==> flow/design.v <==
module bufferDepth1 #(
    parameter WIDTH = 64
) (
    input clk, reset,
    input wrEnable, rdEnable,
    input [WIDTH-1:0] dataIn,
    output [WIDTH-1:0] dataOut,
    output full, empty
);
    reg [WIDTH-1:0] memory;                      
    reg fullFlag;                                
    assign full = fullFlag;
    assign empty = ~fullFlag;
    assign dataOut = memory;                     
    always @(posedge clk) begin
        if (reset) begin
            memory <= 0;
            fullFlag <= 0;
        end
        else begin
            if (wrEnable & (!fullFlag)) begin
                memory <= dataIn;
                fullFlag <= 1;
            end
            if (rdEnable & fullFlag) begin
                fullFlag <= 0;
            end
        end
    end
endmodule
module rotating_prioritizer (
    input clk, reset,
    input polarity,
    input req0, req1,
    output grant0, grant1
);
    reg grantReg0, grantReg1;
    assign grant0 = grantReg0;
    assign grant1 = grantReg1;
    reg lastGrant0, lastGrant1;
    reg reqF0, reqF1;
    reg grantF0, grantF1;
    always @(*) begin
        if (reqF0) begin
            grantF0 = 1;
            grantF1 = 0;
        end
        else begin
            grantF0 = 0;
            grantF1 = reqF1;
        end
    end
    always @(*) begin
        if (polarity) begin
            if (lastGrant1) begin
                {reqF0, reqF1} = {req0, req1};
                {grantReg0, grantReg1} = {grantF0, grantF1};              
            end
            else begin
                {reqF0, reqF1} = {req1, req0};
                {grantReg0, grantReg1} = {grantF1, grantF0};
            end
        end
        else begin  
            if (lastGrant0) begin
                {reqF0, reqF1} = {req0, req1};
                {grantReg0, grantReg1} = {grantF0, grantF1};              
            end
            else begin
                {reqF0, reqF1} = {req1, req0};
                {grantReg0, grantReg1} = {grantF1, grantF0};
            end
        end
    end
    always @(posedge clk) begin
        if (reset) begin
            lastGrant0 <= 1;  
            lastGrant1 <= 1;
        end
        else begin
            if (polarity) begin
                if (~req0 || ~req1) begin  
                    lastGrant1 <= 1;
                end
                else begin
                    if (grantReg0) begin
                        lastGrant1 <= 0;
                    end
                    if (grantReg1) begin
                        lastGrant1 <= 1;
                    end
                end
            end
            else begin  
                if (~req0 || ~req1) begin  
                    lastGrant0 <= 1;
                end
                else begin
                    if (grantReg0) begin
                        lastGrant0 <= 0;
                    end
                    if (grantReg1) begin
                        lastGrant0 <= 1;
                    end
                end
            end
        end
    end
endmodule
module cardinal_router 
#(
    parameter PACKET_SIZE = 64
)
(
    input clk, reset,                     
    output polarity,
    input cwsi,                          
    output cwri,                         
    input [PACKET_SIZE - 1:0] cwdi,      
    input ccwsi,                         
    output ccwri,                        
    input [PACKET_SIZE - 1:0] ccwdi,     
    input pesi,                          
    output peri,                         
    input [PACKET_SIZE - 1:0] pedi,      
    output cwso,                         
    input cwro,                          
    output [PACKET_SIZE - 1:0] cwdo,     
    output ccwso,                        
    input ccwro,                         
    output [PACKET_SIZE - 1:0] ccwdo,    
    output peso,                         
    input pero,                          
    output [PACKET_SIZE - 1:0] pedo      
);
    wire fullCwi0, fullCwi1, fullCcwi0, fullCcwi1, fullPei0, fullPei1;
    wire emptyCwi0, emptyCwi1, emptyCcwi0, emptyCcwi1, emptyPei0, emptyPei1;
    reg rdEnableCwi0, rdEnableCwi1, rdEnableCcwi0, rdEnableCcwi1, rdEnablePei0, rdEnablePei1;
    reg wrEnableCwi0, wrEnableCwi1, wrEnableCcwi0, wrEnableCcwi1, wrEnablePei0, wrEnablePei1;
    wire [PACKET_SIZE - 1:0] dataCwi0, dataCwi1, dataCcwi0, dataCcwi1, dataPei0, dataPei1;
    bufferDepth1 bufCwi0
    (
        .clk(clk),
        .reset(reset),
        .full(fullCwi0),
        .empty(emptyCwi0),
        .rdEnable(rdEnableCwi0),
        .wrEnable(wrEnableCwi0),
        .dataIn(cwdi),
        .dataOut(dataCwi0)
    );
    bufferDepth1 bufCwi1
    (
        .clk(clk),
        .reset(reset),
        .full(fullCwi1),
        .empty(emptyCwi1),
        .rdEnable(rdEnableCwi1),
        .wrEnable(wrEnableCwi1),
        .dataIn(cwdi),
        .dataOut(dataCwi1)
    );
    bufferDepth1 bufCcwi0
    (
        .clk(clk),
        .reset(reset),
        .full(fullCcwi0),
        .empty(emptyCcwi0),
        .rdEnable(rdEnableCcwi0),
        .wrEnable(wrEnableCcwi0),
        .dataIn(ccwdi),
        .dataOut(dataCcwi0)
    );
    bufferDepth1 bufCcwi1
    (
        .clk(clk),
        .reset(reset),
        .full(fullCcwi1),
        .empty(emptyCcwi1),
        .rdEnable(rdEnableCcwi1),
        .wrEnable(wrEnableCcwi1),
        .dataIn(ccwdi),
        .dataOut(dataCcwi1)
    );
    bufferDepth1 bufPei0
    (
        .clk(clk),
        .reset(reset),
        .full(fullPei0),
        .empty(emptyPei0),
        .rdEnable(rdEnablePei0),
        .wrEnable(wrEnablePei0),
        .dataIn(pedi),
        .dataOut(dataPei0)
    );   
    bufferDepth1 bufPei1
    (
        .clk(clk),
        .reset(reset),
        .full(fullPei1),
        .empty(emptyPei1),
        .rdEnable(rdEnablePei1),
        .wrEnable(wrEnablePei1),
        .dataIn(pedi),
        .dataOut(dataPei1)
    ); 
    wire fullCwo0, fullCwo1, fullCcwo0, fullCcwo1, fullPeo0, fullPeo1;
    wire emptyCwo0, emptyCwo1, emptyCcwo0, emptyCcwo1, emptyPeo0, emptyPeo1;
    wire rdEnableCwo0, rdEnableCwo1, rdEnableCcwo0, rdEnableCcwo1, rdEnablePeo0, rdEnablePeo1;
    reg wrEnableCwo0, wrEnableCwo1, wrEnableCcwo0, wrEnableCcwo1, wrEnablePeo0, wrEnablePeo1;
    reg [PACKET_SIZE - 1:0] dataInCwo0, dataInCwo1, dataInCcwo0, dataInCcwo1, dataInPeo0, dataInPeo1;
    wire [PACKET_SIZE - 1:0] dataOutCwo0, dataOutCwo1, dataOutCcwo0, dataOutCcwo1, dataOutPeo0, dataOutPeo1;
    bufferDepth1 bufCwo0
    (
        .clk(clk),
        .reset(reset),
        .full(fullCwo0),
        .empty(emptyCwo0),
        .rdEnable(rdEnableCwo0),
        .wrEnable(wrEnableCwo0),
        .dataIn(dataInCwo0),
        .dataOut(dataOutCwo0)
    );
    bufferDepth1 bufCwo1
    (
        .clk(clk),
        .reset(reset),
        .full(fullCwo1),
        .empty(emptyCwo1),
        .rdEnable(rdEnableCwo1),
        .wrEnable(wrEnableCwo1),
        .dataIn(dataInCwo1),
        .dataOut(dataOutCwo1)
    );
    bufferDepth1 bufCcwo0
    (
        .clk(clk),
        .reset(reset),
        .full(fullCcwo0),
        .empty(emptyCcwo0),
        .rdEnable(rdEnableCcwo0),
        .wrEnable(wrEnableCcwo0),
        .dataIn(dataInCcwo0),
        .dataOut(dataOutCcwo0)
    );
    bufferDepth1 bufCcwo1
    (
        .clk(clk),
        .reset(reset),
        .full(fullCcwo1),
        .empty(emptyCcwo1),
        .rdEnable(rdEnableCcwo1),
        .wrEnable(wrEnableCcwo1),
        .dataIn(dataInCcwo1),
        .dataOut(dataOutCcwo1)
    );
    bufferDepth1 bufPeo0
    (
        .clk(clk),
        .reset(reset),
        .full(fullPeo0),
        .empty(emptyPeo0),
        .rdEnable(rdEnablePeo0),
        .wrEnable(wrEnablePeo0),
        .dataIn(dataInPeo0),
        .dataOut(dataOutPeo0)
    );   
    bufferDepth1 bufPeo1
    (
        .clk(clk),
        .reset(reset),
        .full(fullPeo1),
        .empty(emptyPeo1),
        .rdEnable(rdEnablePeo1),
        .wrEnable(wrEnablePeo1),
        .dataIn(dataInPeo1),
        .dataOut(dataOutPeo1)
    );  
    reg reqCwiCwo, reqCwiPeo;
    reg reqCcwiCcwo, reqCcwiPeo;
    reg reqPeiCwo, reqPeiCcwo;
    wire grantCwiCwo, grantCwiPeo; 
    wire grantCcwiCcwo, grantCcwiPeo;
    wire grantPeiCwo, grantPeiCcwo;
    rotating_prioritizer arbiterCwo
    (
        .clk(clk),
        .reset(reset),
        .polarity(polarity),
        .req0(reqCwiCwo),
        .req1(reqPeiCwo),
        .grant0(grantCwiCwo),
        .grant1(grantPeiCwo)
    );
    rotating_prioritizer arbiterCcwo
    (
        .clk(clk),
        .reset(reset),
        .polarity(polarity),
        .req0(reqCcwiCcwo),
        .req1(reqPeiCcwo),
        .grant0(grantCcwiCcwo),
        .grant1(grantPeiCcwo)
    );
    rotating_prioritizer arbiterPeo
    (
        .clk(clk),
        .reset(reset),
        .polarity(polarity),
        .req0(reqCwiPeo),
        .req1(reqCcwiPeo),
        .grant0(grantCwiPeo),
        .grant1(grantCcwiPeo)
    );
    reg cwriReg, ccwriReg, periReg;
    reg cwsoReg, ccwsoReg, pesoReg;
    reg polarityReg;
    assign cwri     = cwriReg;
    assign ccwri    = ccwriReg;
    assign peri     = periReg;
    assign cwso     = cwsoReg;
    assign ccwso    = ccwsoReg;
    assign peso     = pesoReg;
    assign cwdo = (polarityReg == 0)   ? dataOutCwo1   : dataOutCwo0;
    assign ccwdo = (polarityReg == 0)  ? dataOutCcwo1  : dataOutCcwo0;  
    assign pedo = (polarityReg == 0)   ? dataOutPeo1   : dataOutPeo0; 
    assign rdEnableCwo0     = (polarityReg == 1)   ? (cwsoReg & cwro)      : 0;
    assign rdEnableCwo1     = (polarityReg == 0)   ? (cwsoReg & cwro)      : 0;
    assign rdEnableCcwo0    = (polarityReg == 1)   ? (ccwsoReg & ccwro)    : 0;  
    assign rdEnableCcwo1    = (polarityReg == 0)   ? (ccwsoReg & ccwro)    : 0;  
    assign rdEnablePeo0     = (polarityReg == 1)   ? (pesoReg & pero)      : 0;
    assign rdEnablePeo1     = (polarityReg == 0)   ? (pesoReg & pero)      : 0;  
    assign polarity = polarityReg;
    always @(posedge clk) begin
        if (reset) begin
            polarityReg <= 0;
        end
        else begin
            polarityReg <= ~polarityReg;
        end
    end
    always @(*) begin
        if(polarityReg == 0) begin
            if(emptyCwi1) begin 
                cwriReg = 1;
            end
            else begin 
                cwriReg = 0;
            end
            if(emptyCcwi1) begin 
                ccwriReg = 1;
            end
            else begin 
                ccwriReg = 0;
            end
            if(emptyPei1) begin 
                periReg = 1; 
            end
            else begin 
                periReg = 0;
            end
        end
        else begin  
            if(emptyCwi0) begin 
                cwriReg = 1;
            end
            else begin 
                cwriReg = 0;
            end
            if(emptyCcwi0) begin 
                ccwriReg = 1;
            end
            else begin 
                ccwriReg = 0;
            end
            if(emptyPei0) begin 
                periReg = 1;
            end
            else begin 
                periReg = 0;
            end
        end
    end
    always @(*) begin
        if(polarityReg == 0) begin
            wrEnableCwi0 = 0;
            wrEnableCcwi0 = 0;
            wrEnablePei0 = 0;
            if(cwsi && cwriReg) begin 
                wrEnableCwi1 = 1;
            end
            else begin 
                wrEnableCwi1 = 0;
            end
            if(ccwsi && ccwriReg) begin
                wrEnableCcwi1 = 1;
            end
            else begin 
                wrEnableCcwi1 = 0; 
            end
            if(pesi && periReg) begin 
                wrEnablePei1 = 1;
            end
            else begin 
                wrEnablePei1 = 0;   
            end
        end
        else begin
            wrEnableCwi1 = 0;
            wrEnableCcwi1 = 0;
            wrEnablePei1 = 0;
            if(cwsi && cwriReg) begin 
                wrEnableCwi0 = 1;
            end
            else begin 
                wrEnableCwi0 = 0;
            end
            if(ccwsi && ccwriReg) begin 
                wrEnableCcwi0 = 1;
            end
            else begin 
                wrEnableCcwi0 = 0; 
            end
            if(pesi && periReg) begin 
                wrEnablePei0 = 1;
            end
            else begin 
                wrEnablePei0 = 0; 
            end
        end 
    end
    always @(*) begin
        reqCwiCwo = 0;
        reqCwiPeo = 0;
        reqCcwiCcwo = 0;
        reqCcwiPeo = 0;
        reqPeiCwo = 0;
        reqPeiCcwo = 0;
        if(polarityReg == 0) begin  
            if(fullCwi0 && (dataCwi0[48] == 1) && emptyCwo0) begin 
                reqCwiCwo = 1;
            end
            if(fullCwi0 && (dataCwi0[48] == 0) && emptyPeo0) begin 
                reqCwiPeo = 1;
            end
            if(fullCcwi0 && (dataCcwi0[48] == 1) && emptyCcwo0) begin 
                reqCcwiCcwo = 1;
            end
            if(fullCcwi0 && (dataCcwi0[48] == 0) && emptyPeo0) begin 
                reqCcwiPeo = 1;
            end
            if(fullPei0 && (dataPei0[62] == 0) && emptyCwo0) begin 
                reqPeiCwo = 1;
            end
            if(fullPei0 && (dataPei0[62] == 1) && emptyCcwo0) begin 
                reqPeiCcwo = 1;
            end
        end
        else begin  
            if(fullCwi1 && (dataCwi1[48] == 1) && emptyCwo1) begin 
                reqCwiCwo = 1;
            end
            if(fullCwi1 && (dataCwi1[48] == 0) && emptyPeo1) begin 
                reqCwiPeo = 1;
            end
            if(fullCcwi1 && (dataCcwi1[48] == 1) && emptyCcwo1) begin 
                reqCcwiCcwo = 1;
            end
            if(fullCcwi1 && (dataCcwi1[48] == 0) && emptyPeo1) begin 
                reqCcwiPeo = 1;
            end
            if(fullPei1 && (dataPei1[62] == 0) && emptyCwo1) begin 
                reqPeiCwo = 1;
            end
            if(fullPei1 && (dataPei1[62] == 1) && emptyCcwo1) begin 
                reqPeiCcwo = 1;
            end
        end
    end
    always @(*) begin
        rdEnableCwi0 = 0;
        rdEnableCwi1 = 0;
        rdEnableCcwi0 = 0;
        rdEnableCcwi1 = 0;
        rdEnablePei0 = 0;
        rdEnablePei1 = 0;
        wrEnableCwo0 = 0;
        wrEnableCwo1 = 0;
        wrEnableCcwo0 = 0;
        wrEnableCcwo1 = 0;
        wrEnablePeo0 = 0;
        wrEnablePeo1 = 0;
        dataInCwo0 = 64'bx;
        dataInCwo1 = 64'bx;
        dataInCcwo0 = 64'bx;
        dataInCcwo1 = 64'bx;
        dataInPeo0 = 64'bx;
        dataInPeo1 = 64'bx;
        if(polarityReg == 0)  
        begin
            if(grantCwiCwo) begin                            
                rdEnableCwi0 = 1;
                wrEnableCwo0 = 1;
                dataInCwo0 = dataCwi0;                       
                dataInCwo0[55-:8] = dataCwi0[55-:8] >> 1;    
            end
            if(grantCwiPeo) begin
                rdEnableCwi0 = 1;
                wrEnablePeo0 = 1;
                dataInPeo0 = dataCwi0;
                dataInPeo0[55-:8] = dataCwi0[55-:8] >> 1;
            end
            if(grantCcwiCcwo) begin
                rdEnableCcwi0 = 1;
                wrEnableCcwo0 = 1;
                dataInCcwo0 = dataCcwi0;
                dataInCcwo0[55-:8] = dataCcwi0[55-:8] >> 1;
            end
            if(grantCcwiPeo) begin
                rdEnableCcwi0 = 1;
                wrEnablePeo0 = 1;
                dataInPeo0 = dataCcwi0;
                dataInPeo0[55-:8] = dataCcwi0[55-:8] >> 1;
            end
            if(grantPeiCwo) begin
                rdEnablePei0 = 1;
                wrEnableCwo0 = 1;
                dataInCwo0 = dataPei0;
                dataInCwo0[55-:8] = dataPei0[55-:8] >> 1;
            end
            if(grantPeiCcwo) begin
                rdEnablePei0 = 1;
                wrEnableCcwo0 = 1;
                dataInCcwo0 = dataPei0;
                dataInCcwo0[55-:8] = dataPei0[55-:8] >> 1;
            end
        end
        else  
        begin
            if(grantCwiCwo) begin
                rdEnableCwi1 = 1;
                wrEnableCwo1 = 1;
                dataInCwo1 = dataCwi1;
                dataInCwo1[55-:8] = dataCwi1[55-:8] >> 1;
            end
            if(grantCwiPeo) begin
                rdEnableCwi1 = 1;
                wrEnablePeo1 = 1;
                dataInPeo1 = dataCwi1;
                dataInPeo1[55-:8] = dataCwi1[55-:8] >> 1;
            end
            if(grantCcwiCcwo) begin
                rdEnableCcwi1 = 1;
                wrEnableCcwo1 = 1;
                dataInCcwo1 = dataCcwi1;
                dataInCcwo1[55-:8] = dataCcwi1[55-:8] >> 1;
            end
            if(grantCcwiPeo) begin
                rdEnableCcwi1 = 1;
                wrEnablePeo1 = 1;
                dataInPeo1 = dataCcwi1;
                dataInPeo1[55-:8] = dataCcwi1[55-:8] >> 1;
            end
            if(grantPeiCwo) begin
                rdEnablePei1 = 1;
                wrEnableCwo1 = 1;
                dataInCwo1 = dataPei1;
                dataInCwo1[55-:8] = dataPei1[55-:8] >> 1;
            end
            if(grantPeiCcwo) begin
                rdEnablePei1 = 1;
                wrEnableCcwo1 = 1;
                dataInCcwo1 = dataPei1;
                dataInCcwo1[55-:8] = dataPei1[55-:8] >> 1;
            end
        end
    end
    always @(*) begin
        cwsoReg     = (polarityReg == 0) ? (fullCwo1 & cwro)   : (fullCwo0 & cwro);
        ccwsoReg    = (polarityReg == 0) ? (fullCcwo1 & ccwro) : (fullCcwo0 & ccwro);  
        pesoReg     = (polarityReg == 0) ? (fullPeo1 & pero)   : (fullPeo0 & pero);    
    end 
endmodule 
==> From RTL to reports: cardinal_router <==
The steps from the RTL of cardinal_router to its reports follow in flow order.
Line numbers count from 1 in the design file above.
{ "setup": {"design": "cardinal_router", "clk_port": "clk", "library": "sky130hd", "pvt_corner": "tt_025C_1v80"} }

==> Elaborated design <==
Yosys after proc, flatten, opt, wreduce and memory -nomap, before mapping. Memory bits, and registers merged into a memory's read port (data or address), are not among the register bits. Print and check cells are not counted. Equal cells are merged and count once.
{ "word_totals": {"register_bits": 787, "input_bits": 200} }
{ "op_classes": {"n_mux": 151, "logic": 52, "reduce_logical": 63} }
{ "ops": {"columns": ["operator", "count"], "rows": [
  ["two-way mux 48 bit", 12],
  ["two-way mux 64 bit", 9],
  ["two-way mux 8 bit", 24],
  ["two-way mux 1 bit", 94],
  ["AND 1 bit", 33],
  ["logical AND 1 bit", 27],
  ["OR reduction 2 bit", 12],
  ["two-way mux 2 bit", 12],
  ["NOT 1 bit", 19],
  ["logical NOT 1 bit", 12],
  ["AND reduction 2 bit", 6],
  ["nonzero test 3 bit", 3],
  ["logical OR 1 bit", 3]
]} }

==> Logic depth <==
Depth = most cells in a row (Yosys ltp): at word level without a register or memory, in the mapped netlist without a sequential cell, where the memories' decode and read muxes count.
{ "logic_depth": {"ltp_word": 15, "abc_area": 0, "mapped_depth": 11, "depth_no_buf": 6} }

==> Mapped cells and area <==
The flow's flattened synthesis, as Yosys stat reports it; memories are mapped. The netlist is that of the ABC_AREA named above (0 if unset); the other value can give another one.
{ "by_type": {"columns": ["cell", "count", "type_area_um2"], "rows": [
  ["sky130_fd_sc_hd__dfxtp_1", 779, 1.56E+04],
  ["sky130_fd_sc_hd__mux2i_1", 321, 3.21E+03],
  ["sky130_fd_sc_hd__nand2_1", 786, 2950.33],
  ["sky130_fd_sc_hd__a211oi_1", 317, 2.38E+03],
  ["sky130_fd_sc_hd__mux2_2", 192, 2.16E+03],
  ["sky130_fd_sc_hd__a21oi_1", 394, 1.97E+03],
  ["sky130_fd_sc_hd__nor2_1", 342, 1.28E+03],
  ["sky130_fd_sc_hd__clkbuf_1", 221, 829.546],
  ["sky130_fd_sc_hd__and2_1", 64, 400.384],
  ["sky130_fd_sc_hd__a221o_2", 31, 349.085],
  ["sky130_fd_sc_hd__a221o_1", 32, 320.307],
  ["sky130_fd_sc_hd__buf_2", 57, 285.274],
  ["sky130_fd_sc_hd__buf_4", 17, 127.622],
  ["sky130_fd_sc_hd__buf_6", 6, 67.565],
  ["sky130_fd_sc_hd__o21ai_0", 12, 60.058],
  ["sky130_fd_sc_hd__or2_2", 6, 37.536],
  ["sky130_fd_sc_hd__a32oi_1", 4, 35.034],
  ["sky130_fd_sc_hd__buf_1", 9, 33.782]
]} }
Other cell types: 37; their cells: 65.
{ "synth_totals": {"cells": 3655, "mapped_area_um2": 32622.5, "seq_area_um2": 15595.0, "ffs": 779, "buf_cells": 313} }
The figures by module come from a second, unflattened synthesis with its own total; it is not the netlist above.
{ "unflattened": {"hier_cells": 4286, "hier_area_um2": 45349.7} }
Each row is one instance without its submodules.
{ "modules": {"columns": ["module", "instances", "cells", "area_um2"], "rows": [
  ["bufferDepth1", 12, 296, 3103.0],
  ["cardinal_router", 1, 698, 7783.7],
  ["rotating_prioritizer", 3, 12, 110.1]
]} }

==> Path before layout <==
OpenSTA on the mapped netlist: ideal clock, no wires. The path of least setup slack (recovery checks aside). Input and output delay are each 20% of the period. Register names are those of the netlist, which keeps one name where synthesis merged equal registers.
{ "synth_path": {"path_kind": "register to output", "startpoint": "register polarityReg", "endpoint": "output ccwdo[10]", "period_ps": 4000, "launch_ps": 0, "arrival_time_ps": 2173, "required_time_ps": 3200, "slack_ps": 1027, "delay_ps": 2173, "stages": 7, "path_buffers": 5, "period_less_setup_slack_ps": 2973} }
"delay_ps" is the arrival time less input delay plus setup time.
A path that ends at an output port has no setup time.
"stages" counts driving pins, that of a launching flip-flop among them; a cell with two outputs on the path counts twice.
"period_less_setup_slack_ps" is the clock period less the worst setup slack; recovery checks do not enter. This is arithmetic on one report: input and output delays are still those of the set period (20% each).
The rows between start and end are the longest chain of elaborated cells between them; the timing report does not say that the signal goes this way. Where chains are equally long, one stands for them.
Each line given opens the expression or statement behind the cell; cells for indexed reads and writes are added by Yosys, which also makes memories of some case tables.
{ "synth_via": {"path_cell_list": "sky130_fd_sc_hd__dfxtp_1 -> sky130_fd_sc_hd__buf_2 -> sky130_fd_sc_hd__buf_2 -> sky130_fd_sc_hd__clkbuf_1 -> sky130_fd_sc_hd__clkbuf_1 -> sky130_fd_sc_hd__clkbuf_1 -> sky130_fd_sc_hd__mux2_2", "elab_chain_cells": 1} }
{ "synth_rtl": {"columns": ["element", "line_no", "source"], "rows": [
  ["start: declaration", 317, "reg polarityReg;"],
  ["start: assignment", 336, "polarityReg <= 0;"],
  ["start: assignment", 339, "polarityReg <= ~polarityReg;"],
  ["two-way mux 64 bit", 325, "assign ccwdo = (polarityReg == 0)  ? dataOutCcwo1  : dataOutCcwo0;"],
  ["end: declaration", 131, "output [PACKET_SIZE - 1:0] ccwdo,"]
]} }

==> Worst path after layout <==
From the final timing report of run 2: the path of least setup slack in the routed layout; clock arrival at registers is part of the times.
The path's times are printed in steps of 10 ps; the period is the one set.
{ "layout_path": {"path_kind": "register to output", "startpoint": "register polarityReg", "endpoint": "output ccwdo[13]", "period_ps": 4000, "launch_ps": 630, "arrival_time_ps": 2780, "required_time_ps": 3200, "slack_ps": 420, "stages": 4, "path_buffers": 2} }
The rows between start and end are the longest chain of elaborated cells between them; the timing report does not say that the signal goes this way. Where chains are equally long, one stands for them.
{ "layout_via": {"path_cell_list": "sky130_fd_sc_hd__dfxtp_4 -> sky130_fd_sc_hd__buf_4 -> sky130_fd_sc_hd__mux2_2 -> sky130_fd_sc_hd__clkdlybuf4s50_1", "elab_chain_cells": 1} }
{ "layout_rtl": {"columns": ["element", "line_no", "source"], "rows": [
  ["start: declaration", 317, "reg polarityReg;"],
  ["start: assignment", 336, "polarityReg <= 0;"],
  ["start: assignment", 339, "polarityReg <= ~polarityReg;"],
  ["two-way mux 64 bit", 325, "assign ccwdo = (polarityReg == 0)  ? dataOutCcwo1  : dataOutCcwo0;"],
  ["end: declaration", 131, "output [PACKET_SIZE - 1:0] ccwdo,"]
]} }

--- measured runs ---
cardinal_router through Yosys and OpenROAD on sky130hd: 6 stored runs, unordered, with their settings and measured results. The constraints put input and output delay at 20% of the set period each and load the outputs with 0.01 pF.
"timing.achieved_period_ps" = clock period - worst setup slack. The figure is calculated, with input and output delays left at 20% of the set period.
"worst_path_time_ps": the worst setup path's part of the clock period (all of it between registers, 20% less for each end at a port) less its slack. A launch clock that arrives late makes it longer, a capture clock that arrives late makes it shorter.
"worst_path_time_ps" is known to 10 ps.
[
  {
    "run": "run 1",
    "settings": { "ABC_AREA": 1, "CELL_PAD_IN_SITES_DETAIL_PLACEMENT": 2, "CELL_PAD_IN_SITES_GLOBAL_PLACEMENT": 2, "CORE_ASPECT_RATIO": 1.39, "CORE_MARGIN": 6, "CORE_UTILIZATION": 40, "CTS_CLUSTER_SIZE": 66, "HOLD_SLACK_MARGIN": 0.15, "MIN_ROUTING_LAYER": "met2", "PLACE_DENSITY_LB_ADDON": 0.25, "SETUP_SLACK_MARGIN": 0.08, "SLEW_MARGIN": 25, "TNS_END_PERCENT": 65, "period_ns": 6.22, "CAP_MARGIN": 20 },
    "outcome": "no results, clock tree synthesis failed with DPL-0033"
  },
  {
    "run": "run 2",
    "settings": { "CORE_UTILIZATION": 40, "period_ns": 4.0, "CAP_MARGIN": 20, "CORE_MARGIN": 2, "SLEW_MARGIN": 20 },
    "results": { "timing.achieved_period_ps": 3581, "ws_setup_ps": 419, "worst_path_time_ps": 2780, "worst_path_kind": "register to output", "design_die_area_um2": 83856.6, "layout_stdcell_area_um2": 40247.4, "fin_util_pct": 49.9, "post_synth_area_um2": 32622.5, "timing.hold.ws_ps": 463 }
  },
  {
    "run": "run 3",
    "settings": { "ABC_AREA": 1, "CELL_PAD_IN_SITES_GLOBAL_PLACEMENT": 2, "CORE_ASPECT_RATIO": 1.39, "CORE_UTILIZATION": 40, "HOLD_SLACK_MARGIN": 0.15, "MIN_ROUTING_LAYER": "met2", "PLACE_DENSITY_LB_ADDON": 0.25, "TNS_END_PERCENT": 65, "period_ns": 6.22, "CAP_MARGIN": 20, "CORE_MARGIN": 2, "SLEW_MARGIN": 20 },
    "results": { "timing.achieved_period_ps": 5551, "ws_setup_ps": 669, "worst_path_time_ps": 4310, "worst_path_kind": "register to output", "design_die_area_um2": 92368.7, "layout_stdcell_area_um2": 42988.7, "fin_util_pct": 48.3, "post_synth_area_um2": 35968.2, "timing.hold.ws_ps": 461 }
  },
  {
    "run": "run 4",
    "settings": { "CELL_PAD_IN_SITES_DETAIL_PLACEMENT": 1, "CELL_PAD_IN_SITES_GLOBAL_PLACEMENT": 0, "CTS_CLUSTER_SIZE": 81, "GPL_ROUTABILITY_DRIVEN": 0, "GPL_TIMING_DRIVEN": 0, "HOLD_SLACK_MARGIN": 0.07, "PLACE_DENSITY_LB_ADDON": 0.25, "SETUP_SLACK_MARGIN": 1.03, "SLEW_MARGIN": 30, "TNS_END_PERCENT": 50, "period_ns": 4.0, "CAP_MARGIN": 20, "CORE_MARGIN": 2, "CORE_UTILIZATION": 40 },
    "results": { "timing.achieved_period_ps": 3271, "ws_setup_ps": 729, "worst_path_time_ps": 3270, "worst_path_kind": "register to register", "design_die_area_um2": 83856.6, "layout_stdcell_area_um2": 42749.8, "fin_util_pct": 53.0, "post_synth_area_um2": 32622.5, "timing.hold.ws_ps": 466 }
  },
  {
    "run": "run 5",
    "settings": { "CORE_MARGIN": 10, "CORE_UTILIZATION": 63, "CTS_CLUSTER_DIAMETER": 217, "GPL_ROUTABILITY_DRIVEN": 1, "MAX_ROUTING_LAYER": "met5", "MIN_ROUTING_LAYER": "met1", "SETUP_SLACK_MARGIN": 0.97, "SLEW_MARGIN": 10, "TNS_END_PERCENT": 25, "period_ns": 6.38, "CAP_MARGIN": 20 },
    "results": { "timing.achieved_period_ps": 4769, "ws_setup_ps": 1611, "worst_path_time_ps": 3490, "worst_path_kind": "register to output", "design_die_area_um2": 61283.5, "layout_stdcell_area_um2": 39335.2, "fin_util_pct": 76.7, "post_synth_area_um2": 32622.5, "timing.hold.ws_ps": 468 }
  },
  {
    "run": "run 6",
    "settings": { "CELL_PAD_IN_SITES_DETAIL_PLACEMENT": 2, "CELL_PAD_IN_SITES_GLOBAL_PLACEMENT": 2, "CTS_CLUSTER_SIZE": 57, "GPL_TIMING_DRIVEN": 0, "HOLD_SLACK_MARGIN": 0.07, "PLACE_DENSITY_LB_ADDON": 0.01, "SETUP_SLACK_MARGIN": 1.03, "SLEW_MARGIN": 0, "TNS_END_PERCENT": 25, "period_ns": 4.0, "CAP_MARGIN": 20, "CORE_MARGIN": 2, "CORE_UTILIZATION": 40 },
    "results": { "timing.achieved_period_ps": 3619, "ws_setup_ps": 381, "worst_path_time_ps": 3620, "worst_path_kind": "register to register", "design_die_area_um2": 83856.6, "layout_stdcell_area_um2": 42943.7, "fin_util_pct": 53.2, "post_synth_area_um2": 32622.5, "timing.hold.ws_ps": 480 }
  }
]
--- end ---
